==> flow/design.v <==
`timescale 1ns / 1ps
module ted
(
	input         clk,				 
	input         reset,
	input  [15:0] addr_in,
	output [15:0] addr_out,
	input   [7:0] data_in,
	output  [7:0] data_out,
	input         rw,
	output        cpuclk,			 
	output  [6:0] color,				 
	output        csync,
	output reg    hsync,
	output reg    vsync,
	output reg    hblank,
	output reg    vblank_out,
	input         wide,
	output        ce_pix,
	output        irq,
	output        ba,
	output reg    cs_io,
	output reg    cs_ram,
	output reg    cs0,
	output reg    cs1,
	output reg    aec,
	output  [4:0] snd,
	output        pal,
	input   [7:0] k,
	input   [1:0] tvmode,
	output        cpuenable			 
);
parameter TIMER1LO=6'h00;
parameter TIMER1HI=6'h01;
parameter TIMER2LO=6'h02;
parameter TIMER2HI=6'h03;
parameter TIMER3LO=6'h04;
parameter TIMER3HI=6'h05;
parameter CONTROL1=6'h06;
parameter CONTROL2=6'h07;
parameter KEYLATCH=6'h08;
parameter IRQ		=6'h09;
parameter IRQEN	=6'h0A;
parameter RASTER	=6'h0B;
parameter CURPOSHI=6'h0C;
parameter CURPOSLO=6'h0D;
parameter CH1FREQLO=6'h0E;
parameter CH2FREQLO=6'h0F;
parameter CH2FREQHI=6'h10;
parameter SOUNDCTRL=6'h11;
parameter BMAPBASE=6'h12;
parameter CHARBASE=6'h13;
parameter VIDEOBASE=6'h14;
parameter BGCOLOR0=6'h15;
parameter BGCOLOR1=6'h16;
parameter BGCOLOR2=6'h17;
parameter BGCOLOR3=6'h18;
parameter EXCOLOR=6'h19;
parameter CHARPOSRELOADHI=6'h1A;
parameter CHARPOSRELOADLO=6'h1B;
parameter VSCANPOSHI=6'h1C;
parameter VSCANPOSLO=6'h1D;
parameter HSCANPOS=6'h1E;
parameter FLASH_VERTSUB=6'h1F;
parameter ROMEN=6'h3E;
parameter RAMEN=6'h3F;
localparam IDLE=3'b000,THALT1=3'b001,THALT2=3'b010,THALT3=3'b011,TDMA=3'b100;
reg [2:0] dma_state,dma_nextstate;			 
reg [15:0] timer1,timer1_reload;													 
reg [15:0] timer2;																			 
reg [15:0] timer3;																			 
reg test,ecm,bmm,den,rsel;										 
reg [2:0] yscroll;																				 
reg bmm_reg,ecm_reg;																	 
reg reverse,stop,mcm,csel;									          
reg [2:0] xscroll;																				 
reg reverse_reg,mcm_reg;																 
reg [7:0] keylatch;																			 
reg Cnt1Irq,Cnt2Irq,Cnt3Irq,RasterIrq;
wire LPIrq=1'b1;				 
reg enCnt1Irq,enCnt2Irq,enCnt3Irq,enRasterIrq;
wire enLPIrq=1'b0; 	 
reg [8:0] RasterCmp;																			 
reg [9:0] CursorPos;																			 
reg [9:0] Ch1Freq;																			 
reg [9:0] Ch2Freq;																			 
reg damode,ch2noise,ch2en,ch1en;										 
reg [3:0] volume;																				 
reg [2:0] bmapbase;																			 
reg charrom;																						 
reg [5:0] charbase;																			 
reg clkmode;																						 
reg [4:0] vmbase;																				 
reg [6:0] bgcolor0,bgcolor1,bgcolor2,bgcolor3,excolor;	 
reg [9:0] CharPosReload;																	 
reg [8:0] vcounter;							   											 
reg [8:0] hcounter;							   											 
reg [4:0] FlashCount;																			 
reg [2:0] VertSubCount;																		 
reg [7:0] refreshcounter;
reg refresh;
reg [3:0] phicounter;				    			 
reg phi;												 
reg singleclock;									 
reg [8:0] hcounter_next;
reg [8:0] vcounter_next;
reg [8:0] videoline;								 
reg [7:0] dataout_reg;							 
reg [7:0] data_in_reg;									 
reg [5:0] addr_in_reg;									 
reg [6:0] colorreg;								 
reg ramen;											 
reg t1stop,t2stop,t3stop;			 
reg resetRasterIrq, resetCnt1Irq,resetCnt2Irq,resetCnt3Irq;  
reg RasterIrqDone;									 
reg enabledisplay;									 
reg badline2;										 
reg ext_fetch;										 
reg char_fetch;										 
reg dma_window;										 
reg char_window;									 
reg inc_flashcount_window;						 
reg inc_vertsub_window;							 
reg inc_vertline_window;							 
reg hpos_0,hpos_8,hpos_154,hpos_172,hpos_288,hpos_295,hpos_296,hpos_303,hpos_304;
reg hpos_312,hpos_320,hpos_336,hpos_343,hpos_348,hpos_352,hpos_359,hpos_380,hpos_382;
reg hpos_384,hpos_391,hpos_392,hpos_400,hpos_407,hpos_424,hpos_431,hpos_432,hpos_440,hpos_1,hpos_321;
reg inc_charpos;									 
reg [15:0] addr_out_reg;								 
reg [15:0] tedaddress;									 
reg datahold;										 
reg VertSubActive;									 
reg tedwrite_delay;								 
reg csyncreg,palreg,equalization,eq1,eq2;		 
reg [9:0] videocounter;							 
reg inc_videocounter;								 
reg [9:0] videocounter_reload;				 
reg [9:0] CharPosition;							 
reg CharPosLatch;									 
reg latch_window;									 
reg latch_charposition;							 
reg [7:0] attr_buf [0:39];								 
reg [7:0] char_buf [0:39];								 
reg [7:0] nextchar,currentchar,waitingchar,pixelchar;	 
reg [7:0] nextattr,currentattr,waitingattr,pixelattr;	
reg [7:0] nextpixels,currentpixels,waitingpixels;
reg [7:0] pixelshiftreg;							 
reg [5:0] shiftcount;								 
reg verticalscreen;								 
reg widescreen,narrowscreen;				 
reg videoshift;										 
reg nextcursor,currentcursor,waitingcursor;   
reg [6:0] pixelcolor;									 
reg doubleshift;									 
reg dotfetch;												 
reg dotfetch_reg;									 
reg [2:0] xscroll_latch;							 
reg [2:0] yscroll_latch;							 
reg vblank;							 
reg refresh_inc;									 
reg stopreg;											 
reg [1:0] audiocycle;								 
reg [9:0] ch1count,ch2count;			 
reg ch1state,ch2state;						 
reg ch1stateclk_prev,ch2stateclk_prev;
reg [7:0] noisegen;								 
reg [4:0] digivolume;								 
reg [17:0] watchdog_ch1,watchdog_ch2;	 
integer i;
integer j;
integer n;
wire dphi;													 
wire [8:0] EOS,VS_START,VS_STOP,EQ_START,EQ_STOP,VBLANK_START,VBLANK_STOP;		 
wire tick8;													 
wire blanking;												 
wire lowrom,highrom;										 
wire irqpos;												 
wire io,tedreg,tedwrite;								 
wire badline;												 
wire attr_fetch_line;									 
wire tedlatch;												 
wire [7:0] charpointer,attrpointer;
wire multicolor;											 
wire pixelscreen;											 
wire ch1clk,ch2clk;										 
wire ch1stateclk,ch2stateclk;							 
wire ch1audio,ch2audio;									 
wire noise;													 
wire watchdog_ch1max,watchdog_ch2max;				 
wire cycle_end=(phicounter==15)?1'b1:1'b0;				 
wire single_cycle_end=(cycle_end & phi)?1'b1:1'b0;	 
always @(posedge clk) begin									 
	phicounter<=phicounter+1'd1;
	if(reset) begin								 
		phicounter<=4'b0;
	end
end
assign cpuclk = singleclock?phi:dphi;						 
assign dphi = phicounter[3];									 
assign cpuenable=(single_cycle_end)?1'b1:					 
						(cycle_end && !singleclock)?1'b1:
						1'b0;
always @(posedge clk) begin									 
	if (cycle_end)	phi<=~phi;											
	if(reset) begin								 
		phi<=1'b0;
	end
end
always @(posedge clk)											 
	begin
	if(single_cycle_end)											 
		singleclock<=((enabledisplay & ext_fetch) | refresh | clkmode | stop);		 
		if(reset) begin								 
		singleclock<=1'b0;
	end
end
always @(posedge clk)
	begin
	if(single_cycle_end)
		stopreg<=stop;
		if(reset) begin								 
		stopreg<=1'b0;
	end
end
always @(posedge clk)											 
	begin
	if(hpos_296)
		ext_fetch<=0;
	else if(hpos_400)
		ext_fetch<=1;
		if(reset) begin								 
		ext_fetch<=1'b0;
	end
end
assign attr_fetch_line=(videoline>=0 && videoline<203);
always @(posedge clk)											 
	begin
	if(hpos_336)
		refresh<=0;
	else if(hpos_296)
		refresh<=1;
		if(reset) begin								 
		refresh<=1'b0;
	end
end
always @(posedge clk)											 
	begin
	if(hpos_343)
		refresh_inc<=0;
	else if(hpos_303)
		refresh_inc<=1;
		if(reset) begin								 
		refresh_inc<=1'b0;
	end
end
always @(posedge clk)
	begin
		if(single_cycle_end & (refresh_inc|stopreg))
					refreshcounter<=refreshcounter+1'd1;
		else	if(hpos_431 & (videoline==0|refresh_inc|stopreg))
			refreshcounter<=8'h00;
		if(reset) begin								 
		refreshcounter<=8'h00;
	end
end
assign tick8=(phicounter[1:0]==3)?1'b1:1'b0;  
assign ce_pix = tick8;
always @(posedge clk)
	begin
		hcounter<=hcounter_next;
		vcounter<=vcounter_next;
		if(hpos_392)
			videoline<=vcounter;
		if(reset) begin								 
		hcounter<=9'b0;
		vcounter<=9'b0;
		videoline<=9'b0;
	end
end
always @*									 
	begin
	hcounter_next=hcounter;
		if (tedlatch & addr_in_reg[5:0]==HSCANPOS)								 
			begin
				hcounter_next=hcounter+1'd1;
				hcounter_next[8:3]=~data_in_reg[7:2];		 
			end
		else if (tick8 & ~stopreg)
			begin
				if (hcounter==9'd455)
					hcounter_next=9'd0;
				else
					hcounter_next=hcounter+1'd1;
			end
	end
always @*									 
	begin
	vcounter_next=vcounter;
		if(tedwrite & addr_in[5:1]==5'b01110)								 
			begin
			if(addr_in[0]==0)
				vcounter_next={data_in[0],vcounter[7:0]};
			else vcounter_next={vcounter[8],data_in};
			end
		else if(inc_vertline_window & single_cycle_end)
				begin
					if (vcounter==EOS)
							vcounter_next=0;
					else	vcounter_next=vcounter+1'd1;
				end
	end
always @(posedge clk)
	begin
	if(hpos_384)
		inc_vertline_window<=1;
	else if (single_cycle_end)
		inc_vertline_window<=0;
		if(reset) begin								 
		inc_vertline_window<=1'b0;
	end
end
always @(posedge clk) begin
	if(tedwrite)												 
		begin
		if (addr_in[5:0]==TIMER1LO)
			begin
				timer1[7:0]<=data_in;
				timer1_reload[7:0]<=data_in;
				t1stop<=1;
			end
		if (addr_in[5:0]==TIMER1HI)
			begin
				timer1[15:8]<=data_in;
				timer1_reload[15:8]<=data_in;
				t1stop<=0;
			end
		end
	if(phicounter==7 && ~phi & ~t1stop & ~stopreg)			 
		begin															
		if(timer1==0)											
			timer1<=timer1_reload-1'd1;
		else
			timer1<=timer1-1'd1;
		end
	if(reset) begin
		t1stop <= 1;
		timer1 <= 16'hFFFF;
	end
	if(reset) begin								 
		timer1_reload<=16'b0;
	end
end
always @(posedge clk) begin
	if(tedwrite)													 
		begin
		if (addr_in[5:0]==TIMER2LO)
			begin
				timer2[7:0]<=data_in;
				t2stop<=1;
			end
		if (addr_in[5:0]==TIMER2HI)
			begin
				timer2[15:8]<=data_in;
				t2stop<=0;
			end
		end
	else if(phicounter==15 && phi==0 && t2stop==0 && stopreg==0)		 
	begin
		timer2<=timer2-1'd1;
	end
	if(reset) begin
		t2stop <= 1;
		timer2 <= 16'hFFFF;
	end
end
always @(posedge clk) begin
	if(tedwrite)
		begin
		if (addr_in[5:0]==TIMER3LO)							 
			begin
				timer3[7:0]<=data_in;
				t3stop<=1;
			end
		if (addr_in[5:0]==TIMER3HI)
			begin
				timer3[15:8]<=data_in;
				t3stop<=0;
			end
		end
	if(phicounter==7 && phi==1 && t3stop==0 && stopreg==0)				 
		begin
		timer3<=timer3-1'd1;
		end
	if(reset) begin
		t3stop <= 1;
		timer3 <= 16'hFFFF;
	end
end
assign irqpos=(phicounter==4 & ~phi)?1'b1:1'b0;
always @(posedge clk)
	begin
	if(reset|resetCnt1Irq)
		Cnt1Irq<=0;
	else if(irqpos && timer1==0)
		Cnt1Irq<=1;
	end
always @(posedge clk)
	begin
	if(reset|resetCnt2Irq)
		Cnt2Irq<=0;
	else if(irqpos && timer2==0)
		Cnt2Irq<=1;
	end
always @(posedge clk)
	begin
	if(reset|resetCnt3Irq)
		Cnt3Irq<=0;
	else if(irqpos && timer3==0) 
		Cnt3Irq<=1;
	end
always @(posedge clk)
	begin
	if (reset|resetRasterIrq)
		RasterIrq<=0;
	else	if (RasterCmp==vcounter)
		begin
		if(~RasterIrqDone & tick8)			 
			begin
			RasterIrq<=1;
			RasterIrqDone<=1;
			end
		end
	else RasterIrqDone<=0;
		if(reset) begin								 
		RasterIrqDone<=1'b0;
	end
end
assign irq=~((enCnt1Irq & Cnt1Irq)|(enCnt2Irq & Cnt2Irq)| (enCnt3Irq & Cnt3Irq) | (enRasterIrq & RasterIrq) | (enLPIrq & LPIrq));
always @(posedge clk)
	begin
		if((singleclock & ~phi) | (dma_state==TDMA))
			aec<=0;
		else aec<=1;
		if(reset) begin								 
		aec<=0;
	end
end
assign ba=(dma_state==IDLE)?1'b1:1'b0;
assign badline=((yscroll_latch==videoline[2:0]) & enabledisplay & attr_fetch_line)?1'b1:1'b0;			 
always @(posedge clk)
	begin
	if(inc_vertline_window & single_cycle_end)
		begin
		if(badline)
			badline2<=1;
		else if(badline2)
			badline2<=0;
		end
		if(reset) begin								 
		badline2<=1'b0;
	end
end
always @(posedge clk)										 
	begin
	if(single_cycle_end)
		yscroll_latch<=yscroll;
		if(reset) begin								 
		yscroll_latch<=3'b0;
	end
end
always @(posedge clk)
	begin
	if(videoline==0 && den==1)
		enabledisplay<=1;
	if(videoline==204)
		enabledisplay<=0;
		if(reset) begin								 
		enabledisplay<=1'b0;
	end
end
always @(posedge clk)					 
	begin
	if(videoline==9'd204)
		char_fetch<=0;
	else if(badline2)
		char_fetch<=1;
		if(reset) begin								 
		char_fetch<=1'b0;
	end
end
always @(posedge clk)					 
	begin
	if(hpos_296)
		inc_charpos<=0;
	else if(hpos_432)
		inc_charpos<=1;
		if(reset) begin								 
		inc_charpos<=1'b0;
	end
end
always @(posedge clk)					 
	begin
	latch_charposition<=0;
	if(hpos_288)
		latch_window<=1;
	else if(single_cycle_end & latch_window)
		begin
		latch_window<=0;
		latch_charposition<=1;			 
		end
		if(reset) begin								 
		latch_charposition<=1'b0;
		latch_window<=1'b0;
	end
end
always @(posedge clk)
	begin
	if(hpos_392)
		begin
		if(VertSubCount==6)
			CharPosLatch<=1;				 
		else 
			CharPosLatch<=0;
		end
		if(reset) begin								 
		CharPosLatch<=1'b0;
	end
end
always @(posedge clk)					 
	begin
	if(tedwrite & addr_in[5:0]==CHARPOSRELOADHI)
			CharPosReload[9:8]<=data_in[1:0];
	else if(tedwrite & addr_in[5:0]==CHARPOSRELOADLO)
			CharPosReload[7:0]<=data_in;
	else if(hpos_392 & videoline==EOS)		 
			CharPosReload<=0;
	else if(CharPosLatch & latch_charposition & VertSubActive)				 
			CharPosReload<=CharPosition;
		if(reset) begin								 
		CharPosReload<=10'b0;
	end
end
always @(posedge clk)									 
	begin
	if(hpos_392)											 
		CharPosition<=0;
	else
		begin
		if(hpos_432 & enabledisplay & VertSubActive)										 
			CharPosition<=CharPosReload;
		else if(inc_charpos & single_cycle_end)
			CharPosition<=CharPosition+1'd1;
		end
		if(reset) begin								 
		CharPosition<=10'b0;
	end
end
always @(posedge clk)
	begin
	dma_state<=dma_nextstate;
		if(reset) begin								 
		dma_state<=IDLE;
	end
end
always @*
	begin
	dma_nextstate=dma_state;
	case(dma_state)
	IDLE:		begin	
				if((badline|badline2) & dma_window)
					dma_nextstate=THALT1;
				end
	THALT1:	begin
				if((badline|badline2) & dma_window & single_cycle_end)
					dma_nextstate=THALT2;
				else if (~dma_window | ~(badline|badline2))
					dma_nextstate=IDLE;
				end
	THALT2:	begin
				if((badline|badline2) & dma_window & single_cycle_end)
					dma_nextstate=THALT3;
				else if (~dma_window | ~(badline|badline2))
					dma_nextstate=IDLE;
				end
	THALT3:	begin
				if((badline|badline2) & dma_window & single_cycle_end)
					dma_nextstate=TDMA;
				else if (~dma_window | ~(badline|badline2))
					dma_nextstate=IDLE;
				end
	TDMA:		begin
				if (~dma_window | ~(badline|badline2))
					dma_nextstate=IDLE;
				end
	default:	dma_nextstate=IDLE;
	endcase	
	end
always @(posedge clk)
	begin
	if(hpos_407 & tick8)
		dma_window<=1;
	else if(hpos_295 & tick8)
		dma_window<=0;
		if(reset) begin								 
		dma_window<=1'b0;
	end
end
always @(posedge clk)				 
	begin
	if(enabledisplay)
		begin
		if(hpos_296 | shiftcount==6'd40)
			inc_videocounter<=0;
		else if(hpos_432)
			inc_videocounter<=1;
		end
		if(reset) begin								 
		inc_videocounter<=1'b0;
	end
end
always @(posedge clk)
	begin
	if(hpos_392 & videoline==EOS)	 
		videocounter_reload<=0;
		else if(inc_videocounter && hcounter_next == 9'd432 && tick8)  
		videocounter_reload<=videocounter+1'd1;
	else if(VertSubCount==6 && latch_charposition && enabledisplay)			 
		videocounter_reload<=videocounter;
		if(reset) begin								 
		videocounter_reload<=10'b0;
	end
end	
always @(posedge clk)						 
	begin
	if(enabledisplay)
		begin
		if(hpos_432)
			videocounter<=videocounter_reload;
		else if(inc_videocounter & single_cycle_end)							 
			videocounter<=videocounter+1'd1;
		end
		if(reset) begin								 
		videocounter<=10'b0;
	end
end
always @(posedge clk)
	begin
	if(single_cycle_end)
		begin
		if(inc_videocounter)
			begin
			if(badline)	begin									 
				attr_buf[0]<=data_in;
				end
			else begin
				attr_buf[0]<=attr_buf[39];
				end
			for(i=1;i<40;i=i+1) begin
				attr_buf[i]<=attr_buf[i-1];
				end
			nextattr<=attr_buf[39];
			shiftcount<=shiftcount+1'd1;
			if(((CursorPos==CharPosition) && VertSubActive) || (CursorPos==0 && CharPosition==0))					 
				nextcursor<=1;
			else nextcursor<=0;
			end
		else begin
			nextattr<=0;
			shiftcount<=0;
			end
		end
		if(reset) begin								 
		for(i=0;i<=39;i=i+1) attr_buf[i]<=8'd0;
		nextattr<=8'b0;
		shiftcount<=6'b0;
		nextcursor<=1'b0;
	end
end
always @(posedge clk)
	begin
	if(single_cycle_end)
		begin
		if(inc_videocounter)
			begin
			if(badline2) begin
				char_buf[0]<=data_in;
				nextchar<=data_in;
				end
			else begin
				char_buf[0]<=char_buf[39];
				nextchar<=char_buf[39];
				end
			for(j=1;j<40;j=j+1) begin
				char_buf[j]<=char_buf[j-1];
				end
			end 	
		else begin
			nextchar<=0;
			end
		end
		if(reset) begin								 
		for(i=0;i<=39;i=i+1) char_buf[i]<=8'd0;
		nextchar<=8'b0;
	end
end
always @(posedge clk)							 
	begin
	if(hpos_304)
		char_window<=0;
	else if(hpos_440 & enabledisplay)
		char_window<=1;
		if(reset) begin								 
		char_window<=1'b0;
	end
end
always @(posedge clk)								 
	begin
	if(char_window)
		begin
		if(hpos_440)
			nextpixels<=0;
		else if(cycle_end & ~phi)
			nextpixels<=data_in;
		end
		if(reset) begin								 
		nextpixels<=8'b0;
	end
end
always @(posedge clk)
	begin
	if(hpos_392)					
		inc_vertsub_window<=1;
	else if(single_cycle_end)
		inc_vertsub_window<=0;
	if (hpos_380 & badline)													 
		VertSubActive<=1;
	else if (~enabledisplay)												 
		VertSubActive<=0;
		if(reset) begin								 
		inc_vertsub_window<=1'b0;
		VertSubActive<=1'b0;
	end
end
always @(posedge clk)
		begin
			if(tedwrite && addr_in[5:0]==FLASH_VERTSUB)					 
				VertSubCount<=data_in[2:0];
			else 
				if(inc_vertsub_window & single_cycle_end)					 
						if (videoline==0)											 
							VertSubCount<=3'd7;
						else if(enabledisplay & VertSubActive) 
							VertSubCount<=VertSubCount+1'd1;					 
			if(reset) begin								 
		VertSubCount<=3'b0;
	end
end
always @(posedge clk)
	begin
	if(hpos_348)
		inc_flashcount_window<=1;
	else if(single_cycle_end)
		inc_flashcount_window<=0;
	if(tedwrite && addr_in[5:0]==FLASH_VERTSUB)
			FlashCount[3:0]<=data_in[6:3];
	else if(videoline==205 & inc_flashcount_window & single_cycle_end)
			FlashCount<=FlashCount+1'd1;
		if(reset) begin								 
		inc_flashcount_window<=1'b0;
		FlashCount<=5'b0;
	end
end
always @(hcounter)
	begin
	hpos_0=0;
	hpos_1=0;
	hpos_8=0;
	hpos_154=0;
	hpos_172=0;
	hpos_288=0;
	hpos_295=0;
	hpos_296=0;
	hpos_303=0;
	hpos_304=0;
	hpos_312=0;
	hpos_320=0;
	hpos_321=0;
	hpos_336=0;
	hpos_343=0;
	hpos_348=0;
	hpos_352=0;
	hpos_359=0;
	hpos_380=0;
	hpos_382=0;
	hpos_384=0;
	hpos_391=0;
	hpos_392=0;
	hpos_400=0;
	hpos_407=0;
	hpos_424=0;
	hpos_431=0;
	hpos_432=0;
	hpos_440=0;
	case (hcounter)
				0:		hpos_0=1;				 
				1:    hpos_1=1;
				8:		hpos_8=1;				 
				154:  hpos_154=1;				 
				172:	hpos_172=1;				 
				288:	hpos_288=1;				 
				295:	hpos_295=1;				 
				296:	hpos_296=1;				 
				303:	hpos_303=1;				 
				304:  hpos_304=1;				 
				312:	hpos_312=1;				 
				320: 	hpos_320=1;				 
				321:  hpos_321=1;
				336:  hpos_336=1;				 
				343:	hpos_343=1;				 
				348:	hpos_348=1;				 
				352:	hpos_352=1;				 
				359:	hpos_359=1;				 
				380:	hpos_380=1;
				382:	hpos_382=1;				 
				384:	hpos_384=1;				 
				391: 	hpos_391=1;	
				392:	hpos_392=1;				 
				400:  hpos_400=1;				 
				407:	hpos_407=1;				 
				424:	hpos_424=1;				 
				431:	hpos_431=1;				 
				432:	hpos_432=1;				 
				440:  hpos_440=1;				 
				default:;
	endcase				
end
always @(posedge clk)									 
	begin
		if(rsel==1) begin
			if(videoline==9'd4)					 
				verticalscreen<=1;
			else if (videoline==9'd204)			 
				verticalscreen<=0;
		 end
		else begin
			if(videoline==9'd8)					 
				verticalscreen<=1;
			else if(videoline==9'd200)			 
				verticalscreen<=0;
		end
		if(reset) begin								 
		verticalscreen<=1'b0;
	end
end
always @(posedge clk)									 
	begin
		if(enabledisplay & verticalscreen) 
			begin 
				if(hpos_320 & tick8)
					widescreen<=0;
				else if (hpos_0 & tick8)
					widescreen<=1;
				if(hpos_312 & tick8)
					narrowscreen<=0;
				else if (hpos_8 & tick8)
					narrowscreen<=1;
			end
		if(reset) begin								 
		widescreen<=1'b0;
		narrowscreen<=1'b0;
	end
end
always @(posedge clk)
	begin
	if (hpos_312)
		videoshift<=0;
	else if(enabledisplay & hpos_440)
		videoshift<=1;
		if(reset) begin								 
		videoshift<=1'b0;
	end
end
always @(posedge clk)						 
	begin
	if(hpos_440)
		begin
		waitingattr<=0;
		waitingchar<=0;
		waitingpixels<=0;
		currentattr<=0;
		currentchar<=0;
		currentpixels<=0;
		end
	else if(cycle_end & videoshift)
		begin
		if(phi)
			begin
			currentchar<=nextchar;
			waitingchar<=currentchar;
			currentattr<=nextattr;
			waitingattr<=currentattr;
			waitingpixels<=currentpixels;
			currentcursor<=nextcursor;
			waitingcursor<=currentcursor;
			end
		else if(~phi)
			currentpixels<=nextpixels;
		end
		if(reset) begin								 
		waitingattr<=8'b0;
		waitingchar<=8'b0;
		waitingpixels<=8'b0;
		currentattr<=8'b0;
		currentchar<=8'b0;
		currentpixels<=8'b0;
		currentcursor<=1'b0;
		waitingcursor<=1'b0;
	end
end
wire cursor=(waitingcursor & ~FlashCount[4]);
always @(posedge clk)										 
	begin
	if (single_cycle_end)
		begin
		xscroll_latch<=xscroll;
		ecm<=ecm_reg;
		bmm<=bmm_reg;
		reverse<=reverse_reg;
		mcm<=mcm_reg;
		end
		if(reset) begin								 
		xscroll_latch<=3'b0;
		ecm<=1'b0;
		bmm<=1'b0;
		reverse<=1'b0;
		mcm<=1'b0;
	end
end
always @(posedge clk)										 
	begin
	if(videoshift | widescreen)												 
		begin
		if(tick8)									
			begin
				doubleshift<=~doubleshift;
				if(hcounter[2:0] == xscroll_latch)				 
					begin
					doubleshift<=0;
					if(cursor & ~bmm & ~ecm & ~mcm)		 
						pixelshiftreg<=waitingpixels^8'hFF;
					else pixelshiftreg<=waitingpixels;
					pixelattr<=waitingattr;					 
					pixelchar<=waitingchar;
					end
				else
					begin
					if(~multicolor)
						pixelshiftreg<={pixelshiftreg[6:0],1'b0};
					else if(doubleshift)											 
						pixelshiftreg<={pixelshiftreg[5:0],2'b0};
					end
			end
		end
	else pixelshiftreg<=0;									 
		if(reset) begin								 
		doubleshift<=1'b0;
		pixelshiftreg<=8'b0;
		pixelattr<=8'b0;
		pixelchar<=8'b0;
	end
end
assign pixelscreen=(csel)?widescreen:narrowscreen;					 
assign multicolor= mcm & (ecm | pixelattr[3] | bmm);			 
always @*									 
	begin
	pixelcolor=bgcolor0;
	if(pixelscreen & enabledisplay)
		begin
			if (~bmm & ~ecm) 				 
				begin
				if(~multicolor)					 
					begin
					if((reverse|mcm)?pixelshiftreg[7]:(pixelshiftreg[7]& ~(pixelattr[7] & FlashCount[4]))^pixelchar[7])
						pixelcolor=pixelattr[6:0];
					end
				else 
					begin						 
						case(pixelshiftreg[7:6])
							2'b00:	pixelcolor=bgcolor0;
							2'b01:	pixelcolor=bgcolor1;
							2'b10:	pixelcolor=bgcolor2;
							2'b11:	pixelcolor={pixelattr[6:4],1'b0,pixelattr[2:0]};
						endcase
					end				
				end
			else if (~mcm & ~bmm & ecm)		 
				begin
					if(pixelshiftreg[7])
						pixelcolor=pixelattr[6:0];
					else begin
						case(pixelchar[7:6])
							2'b00:	pixelcolor=bgcolor0;
							2'b01:	pixelcolor=bgcolor1;
							2'b10:	pixelcolor=bgcolor2;
							2'b11:	pixelcolor=bgcolor3;
						endcase
					end	
				end
			else if(~mcm & bmm & ~ecm)			 
				begin
				if(pixelshiftreg[7])
					pixelcolor={pixelattr[2:0],pixelchar[7:4]};
				else pixelcolor={pixelattr[6:4],pixelchar[3:0]};
				end
			else if(mcm & bmm & ~ecm)		  
				begin
				case(pixelshiftreg[7:6])
							2'b00:	pixelcolor=bgcolor0;
							2'b01:	pixelcolor={pixelattr[2:0],pixelchar[7:4]};
							2'b10:	pixelcolor={pixelattr[6:4],pixelchar[3:0]};
							2'b11:	pixelcolor=bgcolor1;
						endcase
				end
			else										 
				begin
				pixelcolor=7'b0;
				end
		end
	else
			pixelcolor=excolor;
	end
always @(posedge clk)						 
	begin
	if (tick8)
		if(~blanking)
		colorreg<=pixelcolor;
		else colorreg<=0;
		if(reset) begin								 
		colorreg<=7'b0;
	end
end
assign pal = !tvmode ? !palreg : tvmode[0];
assign EOS = pal?9'd311:9'd261;					 
assign VS_START = pal?9'd254:9'd229;			 
assign VS_STOP = pal?9'd257:9'd232; 			 
assign EQ_START = pal?9'd251:9'd226;			 
assign EQ_STOP = pal?9'd260:9'd235;				 
assign VBLANK_START = pal?9'd251:9'd226; 		 
assign VBLANK_STOP = pal?9'd269:9'd244;		 
always @(posedge clk)								 
	begin
	csyncreg<=(equalization)?(eq1&eq2)^vsync:hsync;
		if(reset) begin								 
		csyncreg<=1'b0;
	end
end
always @(posedge clk)								 
	begin
	if (videoline==VS_START && hpos_400)
		vsync<=1;
	else if (videoline==VS_STOP && hpos_400)
		vsync<=0;
		if(reset) begin								 
		vsync<=0;
	end
end
always @(posedge clk)								 
	begin
	if(videoline==EQ_START && hpos_400)
		equalization<=1;
	else if (videoline==EQ_STOP && hpos_400)
		equalization<=0;
		if(reset) begin								 
		equalization<=1'b0;
	end
end
always @(posedge clk)								 
	begin
	if(hpos_154)
		eq1<=0;
	else if (hpos_172)
		eq1<=1;
	if(hpos_382)
		eq2<=0;
	else if (hpos_400)
		eq2<=1;
		if(reset) begin								 
		eq1<=1'b1;
		eq2<=1'b1;
	end
end
always @(posedge clk)								 
	begin
	if(hpos_359)
		hsync<=0;
	else if (hpos_391)
		hsync<=1;
		if(reset) begin								 
		hsync<=0;
	end
end
always @(posedge clk) begin							 
	if((wide && hpos_1) || (~wide && hpos_424)) begin										
		if(videoline==VBLANK_STOP) vblank_out<=0;
		hblank<=0;
	end else if((wide && hpos_321) || (~wide && hpos_352)) begin		 
		if(videoline==VBLANK_START) vblank_out<=1;
		hblank<=1;
	end
	if(reset) begin								 
		vblank_out<=0;
		hblank<=0;
	end
end
always @(posedge clk)							 
	begin
	if(videoline==VBLANK_STOP)
		vblank<=0;
	else if(videoline==VBLANK_START)
		vblank<=1;
		if(reset) begin								 
		vblank<=1'b0;
	end
end
assign blanking=hblank|vblank;
assign csync=csyncreg;
assign color=colorreg;
always @(posedge clk)		 
	begin
case (phicounter)			 
	1:		begin	
				cs_io<=1;
				cs_ram<=1;
				cs0<=1;
				cs1<=1;
			end
	7:		if(io) cs_io<=0;
			else if(~tedreg) begin
				cs_ram<=0;
				if(rw & ((~ramen & ~dotfetch_reg) | (charrom & dotfetch_reg ))) begin	 
					cs0<=~lowrom;	          
					cs1<=~highrom;           
					cs_ram<=lowrom|highrom;  
				end
			end
	endcase
	if(reset) begin								 
		cs_io<=1;
		cs_ram<=1;
		cs0<=1;
		cs1<=1;
	end
	end
assign lowrom=(addr_in[15:14]==2'b10);							 
assign highrom=(addr_in[15:14]==2'b11);							 
assign io=(addr_in[15:8]==8'hFD || addr_in[15:8]==8'hFE);	 
assign tedreg=(addr_in[15:6]==10'b1111111100 && (addr_in[5]==0 || addr_in[5:1]==7'b11111));		 
assign addr_out=(~aec)?addr_out_reg:16'hffff;
always @(posedge clk)
	begin
		if(cycle_end)
			begin
			addr_out_reg<=tedaddress;
			dotfetch_reg<=dotfetch;
			end
		if(reset) begin								 
		addr_out_reg<=0;
		dotfetch_reg<=1'b0;
	end
end
assign charpointer=(inc_videocounter)?((badline2)?data_in:char_buf[39]):8'd0;	
always @*
	begin
	tedaddress=16'hffff;
	dotfetch=0;
	if(phi==0)						 
		begin
		if(dma_state==TDMA)
			tedaddress={vmbase,(badline)?1'b0:1'b1,videocounter};				 
		end
	else  
		begin						  
		if(refresh_inc|stopreg)				 
			tedaddress={8'hff,refreshcounter};
		else if(inc_charpos & char_fetch)
			begin
			dotfetch=1;
			if(~bmm)				 
				begin
				tedaddress=(~reverse)?{charbase[5:0],charpointer[6:0],VertSubCount}:{charbase[5:1],charpointer,VertSubCount};
				tedaddress[10:9]=(ecm)?2'b00:tedaddress[10:9];
				end
			else
				tedaddress={bmapbase,CharPosition,VertSubCount};	 
			end
		end
	end
assign tedwrite=tedreg&~rw&cycle_end;		 
assign tedlatch=tedwrite_delay & (phicounter==3);		 
always @(posedge clk)
	begin
		if(tedwrite)
			tedwrite_delay<=1;
		else if (phicounter==3)
			tedwrite_delay<=0;
		if(reset) begin								 
		tedwrite_delay<=1'b0;
	end
end
always @(posedge clk)
	begin
	if(reset) ramen <= 0;
	resetRasterIrq<=1'b0;
	resetCnt1Irq<=1'b0;
	resetCnt2Irq<=1'b0;
	resetCnt3Irq<=1'b0;
	if (tedwrite)											 
		begin
		data_in_reg<=data_in;
		addr_in_reg<=addr_in[5:0];
			case(addr_in[5:0])
				CONTROL1:	 
							begin
							test<=data_in[7];
							ecm_reg<=data_in[6];
							bmm_reg<=data_in[5];
							den<=data_in[4];
							rsel<=data_in[3];
							yscroll<=data_in[2:0];
							end
				CONTROL2:	 
							begin
							reverse_reg<=data_in[7];
							palreg<=data_in[6];
							stop<=data_in[5];
							mcm_reg<=data_in[4];
							csel<=data_in[3];
							xscroll<=data_in[2:0];
							end
				KEYLATCH:	 
							keylatch<=k[7:0];
				IRQ:			 
							begin
							resetCnt3Irq<=data_in[6];
							resetCnt2Irq<=data_in[4];
							resetCnt1Irq<=data_in[3];
							resetRasterIrq<=data_in[1];
							end
				IRQEN:		 
							begin
							enCnt3Irq<=data_in[6];
							enCnt2Irq<=data_in[4];
							enCnt1Irq<=data_in[3];
							enRasterIrq<=data_in[1];
							RasterCmp[8]<=data_in[0];
							end
				RASTER:		 
							RasterCmp[7:0]<=data_in;
				CURPOSHI:	 
							CursorPos[9:8]<=data_in[1:0];
				CURPOSLO:	 
							CursorPos[7:0]<=data_in;
				CH1FREQLO:	 
							Ch1Freq[7:0]<=data_in;
				CH2FREQLO:	 
							Ch2Freq[7:0]<=data_in;
				CH2FREQHI:	 
							Ch2Freq[9:8]<=data_in[1:0];
				SOUNDCTRL:	 
							begin
							damode<=data_in[7];
							ch2noise<=data_in[6];
							ch2en<=data_in[5];
							ch1en<=data_in[4];
							volume<=data_in[3:0];
							end
				BMAPBASE:	 
							begin
							bmapbase<=data_in[5:3];
							charrom<=data_in[2];
							Ch1Freq[9:8]<=data_in[1:0];
							end
				CHARBASE:	 
							begin
							charbase<=data_in[7:2];
							clkmode<=data_in[1];
							end
				VIDEOBASE:	 
							vmbase<=data_in[7:3];
				BGCOLOR0:	 
							bgcolor0<=7'h7f;
				BGCOLOR1:	 
							bgcolor1<=7'h7f;
				BGCOLOR2:	 
							bgcolor2<=7'h7f;
				BGCOLOR3:	 
							bgcolor3<=7'h7f;
				EXCOLOR:		 
							excolor<=7'h7f;
				ROMEN:		ramen<=1'b0;
				RAMEN:		ramen<=1'b1;
				default:;
			endcase
		end
	else if (tedlatch)			 
		case(addr_in_reg[5:0])
				BGCOLOR0:	 
							bgcolor0<=data_in_reg[6:0];
				BGCOLOR1:	 
							bgcolor1<=data_in_reg[6:0];
				BGCOLOR2:	 
							bgcolor2<=data_in_reg[6:0];
				BGCOLOR3:	 
							bgcolor3<=data_in_reg[6:0];
				EXCOLOR:		 
							excolor<=data_in_reg[6:0];
				default:;
		endcase
		if(reset) begin								 
		resetRasterIrq<=0;
		resetCnt1Irq<=0;
		resetCnt2Irq<=0;
		resetCnt3Irq<=0;
		data_in_reg<=0;
		addr_in_reg<=0;
		test<=1'b0;
		ecm_reg<=1'b0;
		bmm_reg<=1'b0;
		den<=1'b0;
		rsel<=1'b0;
		yscroll<=3'b0;
		reverse_reg<=1'b0;
		palreg<=1'b0;
		stop<=1'b0;
		mcm_reg<=1'b0;
		csel<=1'b0;
		xscroll<=3'b0;
		keylatch<=8'hff;
		enCnt3Irq<=1'b0;
		enCnt2Irq<=1'b0;
		enCnt1Irq<=1'b0;
		enRasterIrq<=1'b0;
		RasterCmp<=9'b0;
		CursorPos<=10'b0;
		Ch1Freq<=10'b0;
		Ch2Freq<=10'b0;
		damode<=1'b0;
		ch2noise<=1'b0;
		ch2en<=1'b0;
		ch1en<=1'b0;
		volume<=4'b0;
		bmapbase<=3'b0;
		charrom<=1'b0;
		charbase<=6'b0;
		clkmode<=1'b0;
		vmbase<=5'b0;
		bgcolor0<=7'b0;
		bgcolor1<=7'b0;
		bgcolor2<=7'b0;
		bgcolor3<=7'b0;
		excolor<=7'b0;
	end
end
always @(posedge clk)
	begin
	if(tedreg & rw)
		begin
		if(phicounter==7)										 
			begin
				case(addr_in[5:0])
				TIMER1LO:	 
							dataout_reg<=timer1[7:0];
				TIMER1HI:	 
							dataout_reg<=timer1[15:8];
				TIMER2LO:	 
							dataout_reg<=timer2[7:0];
				TIMER2HI:	 
							dataout_reg<=timer2[15:8];
				TIMER3LO:	 
							dataout_reg<=timer3[7:0];
				TIMER3HI:	 
							dataout_reg<=timer3[15:8];
				CONTROL1:	 
							begin
							dataout_reg[7]<=test;
							dataout_reg[6]<=ecm;
							dataout_reg[5]<=bmm;
							dataout_reg[4]<=den;
							dataout_reg[3]<=rsel;
							dataout_reg[2:0]<=yscroll;
							end
				CONTROL2:	 
							begin
							dataout_reg[7]<=reverse;
							dataout_reg[6]<=~pal;
							dataout_reg[5]<=stop;
							dataout_reg[4]<=mcm;
							dataout_reg[3]<=csel;
							dataout_reg[2:0]<=xscroll;
							end
				KEYLATCH:	 
							begin
							dataout_reg<=keylatch;
							end
				IRQ:			 
							begin
							dataout_reg[7]<=~irq;
							dataout_reg[6]<=Cnt3Irq;
							dataout_reg[4]<=Cnt2Irq;
							dataout_reg[3]<=Cnt1Irq;
							dataout_reg[2]<=LPIrq;			 
							dataout_reg[1]<=RasterIrq;
							end
				IRQEN:		 
							begin
							dataout_reg[6]<=enCnt3Irq;
							dataout_reg[4]<=enCnt2Irq;
							dataout_reg[3]<=enCnt1Irq;
							dataout_reg[2]<=enLPIrq;			 
							dataout_reg[1]<=enRasterIrq;
							dataout_reg[0]<=RasterCmp[8];
							end
				RASTER:		 
							dataout_reg<=RasterCmp[7:0];
				CURPOSHI:	 
							dataout_reg[1:0]<=CursorPos[9:8];
				CURPOSLO:	 
							dataout_reg<=CursorPos[7:0];
				CH1FREQLO:	 
							dataout_reg<=Ch1Freq[7:0];
				CH2FREQLO:	 
							dataout_reg<=Ch2Freq[7:0];
				CH2FREQHI:	 
							begin
							dataout_reg[7]<=1'b0;				 
							dataout_reg[1:0]<=Ch2Freq[9:8];
							end
				SOUNDCTRL:  
							begin
							dataout_reg[7]<=damode;
							dataout_reg[6]<=ch2noise;
							dataout_reg[5]<=ch2en;
							dataout_reg[4]<=ch1en;
							dataout_reg[3:0]<=volume;
							end
				BMAPBASE:   
							begin
							dataout_reg[5:3]<=bmapbase;
							dataout_reg[2]<=charrom;
							dataout_reg[1:0]<=Ch1Freq[9:8];
							end
				CHARBASE:   
							begin
							dataout_reg[7:2]<=charbase;
							dataout_reg[1]<=clkmode;
							dataout_reg[0]<=~ramen;
							end
				VIDEOBASE:  
							dataout_reg[7:3]<=vmbase;
				BGCOLOR0:  
							dataout_reg[6:0]<=bgcolor0;
				BGCOLOR1:  
							dataout_reg[6:0]<=bgcolor1;
				BGCOLOR2:  
							dataout_reg[6:0]<=bgcolor2;
				BGCOLOR3:  
							dataout_reg[6:0]<=bgcolor3;
				EXCOLOR:  
							dataout_reg[6:0]<=excolor;
				CHARPOSRELOADHI:  
							dataout_reg[1:0]<=CharPosReload[9:8];
				CHARPOSRELOADLO:  
							dataout_reg<=CharPosReload[7:0];
				VSCANPOSHI:	 
							dataout_reg[0]<=vcounter[8];
				VSCANPOSLO:  
							dataout_reg<=vcounter[7:0];
				HSCANPOS:	 
							dataout_reg<={hcounter[8:2],1'b0};
				FLASH_VERTSUB:  
							begin
							dataout_reg[6:3]<=FlashCount[3:0];
							dataout_reg[2:0]<=VertSubCount;
							end
				ROMEN:	 
							dataout_reg<=8'h00;
				RAMEN:	 
							dataout_reg<=8'h00;
				default:;
				endcase
			end
		else if(phicounter==10)								 
			datahold<=1;
		end
	if(phicounter==1)
		begin
		datahold<=0;
		dataout_reg<=8'hff;
		end
		if(reset) begin								 
		dataout_reg<=8'hff;
		datahold<=1'b0;
	end
end
assign data_out=(datahold)?dataout_reg:8'hff;
assign snd=(ch1audio ? digivolume : 5'd0)+(ch2audio ? digivolume : 5'd0);  
always @(posedge clk)						 
	begin
	if(single_cycle_end)
		audiocycle<=audiocycle+1'd1;
		if(reset) begin								 
		audiocycle<=2'b0;
	end
end
assign ch1clk=single_cycle_end&(audiocycle==2'b11);		 
assign ch2clk=single_cycle_end&(audiocycle==2'b01);		 
always @(posedge clk)
	begin
	if(ch1clk)
		begin
		if((ch1count==10'h3ff) || damode)
			ch1count<=Ch1Freq+1'd1;
		else	ch1count<=ch1count+1'd1;
		end
		if(reset) begin								 
		ch1count<=10'b0;
	end
end
assign ch1stateclk=(ch1count==10'h3ff)?1'b1:1'b0;
always @(posedge clk)	 
	begin
	ch1stateclk_prev<=ch1stateclk;
	if(damode|watchdog_ch1max)							 
		ch1state<=0;
	else if(~ch1stateclk_prev & ch1stateclk)		 
				ch1state<=~ch1state;						 
		if(reset) begin								 
		ch1stateclk_prev<=1'b0;
		ch1state<=1'b0;
	end
end
assign ch1audio=(ch1en)?~ch1state:1'b0;		 
always @(posedge clk)									 
	begin
	if((~ch1stateclk_prev & ch1stateclk)|watchdog_ch1max)		 
		watchdog_ch1<=0;
	else if(ch1clk)										 
		watchdog_ch1<=watchdog_ch1+1'd1;
		if(reset) begin								 
		watchdog_ch1<=18'b0;
	end
end
assign watchdog_ch1max=(watchdog_ch1==18'd188416)?1'b1:1'b0;	
always @(posedge clk)
	begin
	if(ch2clk)
		begin
		if((ch2count==10'h3ff) || damode)
			ch2count<=Ch2Freq+1'd1;
		else	ch2count<=ch2count+1'd1;
		end
		if(reset) begin								 
		ch2count<=10'b0;
	end
end
assign ch2stateclk=(ch2count==10'h3ff)?1'b1:1'b0;
always @(posedge clk)	 
	begin
	ch2stateclk_prev<=ch2stateclk;
	if(damode)												 
		ch2state<=0;
	else if(~ch2stateclk_prev & ch2stateclk)		 
				ch2state<=~ch2state;						 
		if(reset) begin								 
		ch2stateclk_prev<=1'b0;
		ch2state<=1'b0;
	end
end
assign ch2audio=(ch2en)?~ch2state:noise;		 
always @(posedge clk)									 
	begin
	if((~ch2stateclk_prev & ch2stateclk)|watchdog_ch2max)		 
		watchdog_ch2<=0;
	else if(ch2clk)										 
		watchdog_ch2<=watchdog_ch2+1'd1;
		if(reset) begin								 
		watchdog_ch2<=18'b0;
	end
end
assign watchdog_ch2max=(watchdog_ch2==18'd188416)?1'b1:1'b0;	
always @(posedge clk)
	begin
	if(damode)
		noisegen<=0;
	else if(~ch2stateclk_prev & ch2stateclk)
		begin
		for(n=1;n<8;n=n+1)
			begin
			noisegen[n]<=noisegen[n-1];
			end
		noisegen[0]<=1'b1^noisegen[7]^noisegen[5]^noisegen[4]^noisegen[1];
		end
		if(reset) begin								 
		noisegen<=8'b0;
	end
end
assign noise=(ch2noise)?noisegen[0]:1'b0;		 
always @*								 
	begin
	case (volume)
				0: digivolume=0;
				1: digivolume=1;
				2: digivolume=3;
				3: digivolume=5;
				4: digivolume=7;
				5: digivolume=9;
				6: digivolume=11;
				7: digivolume=13;
		default:	digivolume=15;
	endcase
	end
endmodule
# == Reports on ted ==
# Tool output for the design above, in the order of the flow.
# Lines are those of the file above, counted from 1.
# Cell names lack the library's common part.
# The mark n/a stands for no value.
# design
top,ted
clock_port,clk
library,sky130hd
lib_corner,tt_025C_1v80

# == Word-level counts ==
# Counts by Yosys on the flattened word-level netlist (proc, flatten, opt, wreduce). Print and check cells are left out. Cells with the same type and inputs are merged into one.
# Memory sizes are those after Yosys's memory passes, which may raise the word count (mostly to a power of two), join words into wider ones and drop unused or constant bits.
# word_totals
register_bits,1187
rom_bits,32
clocked_rd_ports_x_width,4
memories,1
in_bits,38
out_inout_bits,52
wordCells,986
# classes
add_sub_neg,20
cmp,2
n_eq,136
muxes,249
bitwise,143
reduce_and_logical,187
# mem_list
name,words,word_bits,rd,write_ports,line,source
(no name shown),8,4,1,0,1610,case (volume)
# op_table
operator,n
8-bit 2-to-1 mux,36
9-bit == test (second input constant),26
7-bit 2-to-1 mux,30
6-bit by 5-bit == test with 1-bit output (second input constant),22
1-bit 2-to-1 mux,113
2-bit AND reduction,45
9-bit 2-to-1 mux,10
7-bit case mux with 4-bit select,3
2-bit nonzero test,40
16-bit 2-to-1 mux,5
10-bit 2-to-1 mux,8
1-bit AND,74
16-bit by 1-bit subtractor with 16-bit output (second input constant),4
10-bit by 1-bit adder with 10-bit output (second input constant),6
1-bit case mux with 29-bit select,2
27-bit nonzero test,2
9-bit == test,6
1-bit case mux with 27-bit select,2
3-bit AND reduction,17
16-bit zero test,3
6-bit by 4-bit == test with 1-bit output (second input constant),8
9-bit by 8-bit == test with 1-bit output (second input constant),5
2-bit OR reduction,19
1-bit NOT,36
3-bit 2-to-1 mux,12
31-bit nonzero test,1
1-bit case mux with 31-bit select,1
10-bit == test (second input constant),3
# Not listed: further kinds 67, cells in them 198.

# == Longest topological paths ==
# Longest topological path by Yosys (ltp), each cell counted once; first at word level (registers and memories cut), then after technology mapping (sequential cells cut; the memories' decode and read muxes count).
# depth
word_depth,10
ABC_AREA,1
depth_mapped,16
depth_no_buf,15

# == Netlist ==
# Yosys stat after the flow's synthesis: flattened, memories mapped to cells. It holds for the ABC_AREA given above (unset counts as 0); a run with the other value may have another netlist.
# synth_totals
mapped_cells,7150
synth_area_mm2,0.0513092
sequential_area_mm2,0.0238829
ff_cells,1193
# types
type,n,type_area_um2
dfxtp_1,1193,2.39E+04
nor2_1,1732,6.5E+03
o21ai_0,1020,5.1E+03
nand2_1,902,3.39E+03
inv_1,521,1.96E+03
a21oi_1,349,1.75E+03
nand3_1,268,1.34E+03
clkbuf_1,283,1.06E+03
xor2_1,68,595.571
nand4_1,81,506.736
o22ai_1,81,506.736
a211oi_1,65,487.968
ha_1,36,450.432
nor3_1,84,420.403
buf_2,66,330.317
a31oi_1,44,275.264
o211ai_1,35,262.752
o221ai_1,24,210.202
# Other cell types: 48; their cells: 298.

# == Path before layout ==
# Source: OpenSTA report_checks on the synthesized netlist (no wires, ideal clock, input and output delay 20% of the period each), path of least setup slack; recovery checks are left aside. Register names are those of the netlist, which keeps one name where synthesis merged equal registers.
# synth_path
path_kind,input -> output
start,input tvmode[1]
end,output pal
clock_period_ns,10.0
input_delay_ns,2.000
t_arrival_ns,2.562
required_time_ns,8.000
path_slack_ns,5.438
delay_ns,0.562
stages,2
n_path_buf,1
period_less_setup_slack_ns,4.562
# "delay_ns" is the arrival time less input delay plus setup time.
# At an output port there is no setup time.
# "stages": output pins that drive a net of the path, with the launching flip-flop's if there is one; two outputs of one cell count as two.
# "period_less_setup_slack_ns" = period - worst setup slack (recovery checks aside). The figure is calculated, with input and output delays left at 20% of the set period.
# Between the ends stands the longest chain of elaborated cells between them, by number of cells; it is not shown to be the way that was timed. Of several equally long chains one is given.
# A line is the first line of the expression or statement that the cell stems from. Yosys adds cells for indexed reads and writes and turns some case tables into memories.
# synth_between
cell_sequence,o21bai_1 > buf_2
elab_chain_len,2
# synth_rtl
item,line,source
"start, declared",30,"input [1:0] tvmode,"
2-bit zero test,1042,assign pal = !tvmode ? !palreg : tvmode[0];
1-bit 2-to-1 mux,1042,
"end, declared",28,"output pal,"

# == Timing after layout ==
# Path of least setup slack in the final report of job 2 (OpenROAD, finished layout, wires in). Where an end is a register, its clock arrival counts in the times.
# layout_path
path_kind,register -> output
start,register phicounter[0]
end,output cpuenable
clock_period_ns,6.91
t_arrival_ns,3.55
required_time_ns,5.53
path_slack_ns,1.97
stages,8
n_path_buf,2
# Between the ends stands the longest chain of elaborated cells between them, by number of cells; it is not shown to be the way that was timed. Of several equally long chains one is given.
# layout_between
cell_sequence,dfxtp_1 > ha_1 > nand2_1 > nor2_2 > inv_2 > buf_4 > nor2_1 > clkdlybuf4s50_1
elab_chain_len,5
# layout_rtl
item,line,source
"start, declared",102,reg [3:0] phicounter;
"start, assigned",193,phicounter<=phicounter+1'd1;
"start, assigned",195,phicounter<=4'b0;
4-bit == test,190,wire cycle_end=(phicounter==15)?1'b1:1'b0;
1-bit 2-to-1 mux,190,
1-bit logical AND,201,(cycle_end && !singleclock)?1'b1:
1-bit 2-to-1 mux,201,
1-bit 2-to-1 mux,200,assign cpuenable=(single_cycle_end)?1'b1:
"end, declared",31,output cpuenable

# Below are 6 stored runs of the flow (Yosys, OpenROAD; platform sky130hd) on ted, each with its settings and what was measured, unordered. Constraints: input delay and output delay 20% of the set period each, output load 0.01 pF.
# "achievedPeriod_ns" = clock period - worst setup slack. The figure is calculated, with input and output delays left at 20% of the set period.
# "worst_path_allowed_less_slack_ns" is the time allowed to the run's worst setup path (the clock period less input and output delay, where it has them) less its slack. Clock arrival times count: a late capture clock shortens it, a late launch clock lengthens it.
# By "fin_power_uw" is meant OpenSTA's value without simulated activity: inputs other than the clock are taken to toggle once in ten clock periods, and the tool carries that through the logic.
# Settings: - = not set for that run.
# Results: - = not shown.
run name,ABC_AREA,CAP_MARGIN,CELL_PAD_IN_SITES_DETAIL_PLACEMENT,CORE_ASPECT_RATIO,CORE_MARGIN,CORE_UTILIZATION,CTS_CLUSTER_DIAMETER,CTS_CLUSTER_SIZE,GPL_TIMING_DRIVEN,HOLD_SLACK_MARGIN,MAX_ROUTING_LAYER,MIN_ROUTING_LAYER,PLACE_DENSITY,SETUP_SLACK_MARGIN,TNS_END_PERCENT,period_ns,SLEW_MARGIN,CELL_PAD_IN_SITES_GLOBAL_PLACEMENT,GPL_ROUTABILITY_DRIVEN,util_frac,fin_ws_ns,worst_path_allowed_less_slack_ns,path_kind,final_cell_area_mm2,achievedPeriod_ns,die_area_mm2,fin_power_uw,yosys.chip_area_mm2,fin_hold_ws_ns,tns_setup_ns
job 1,1,25,2,0.63,8,42,110,87,1,0.13,met5,met2,0.75,2.03,20,6.9,20,-,-,-,-,-,-,-,-,-,-,-,-,-
job 2,1,25,1,0.67,2,24,174,87,1,0.29,met5,-,0.37,0.72,20,6.91,20,-,-,0.262,1.973,3.55,register -> output,0.0555558,4.937,0.217578,10221,0.0513092,0.404,0.000
job 3,1,20,-,-,2,40,332,-,0,-0.05,-,-,-,1.83,-,10.0,35,2,0,0.463,3.975,2.02,input -> output,0.0590116,6.025,0.131153,10284,0.0513092,0.383,0.000
job 4,1,25,2,0.63,8,24,110,87,1,0.29,met5,-,0.75,0.72,20,6.91,20,-,-,0.265,0.517,6.39,register -> register,0.0561376,6.393,0.229236,10825,0.0513092,0.405,0.000
job 5,1,25,2,1.59,7,42,110,31,1,0.13,met5,met2,0.75,2.03,20,6.9,20,-,-,-,-,-,-,-,-,-,-,-,-,-
job 6,1,25,-,0.67,2,24,174,87,0,0.29,met5,-,0.37,1.88,20,6.91,20,-,-,0.268,1.901,3.63,register -> output,0.0567019,5.009,0.217578,10362,0.0513092,0.411,0.000
# Job 1: stopped before the end: placement reported DPL-0033
# Job 5: stopped before the end: routing reported GRT-0116
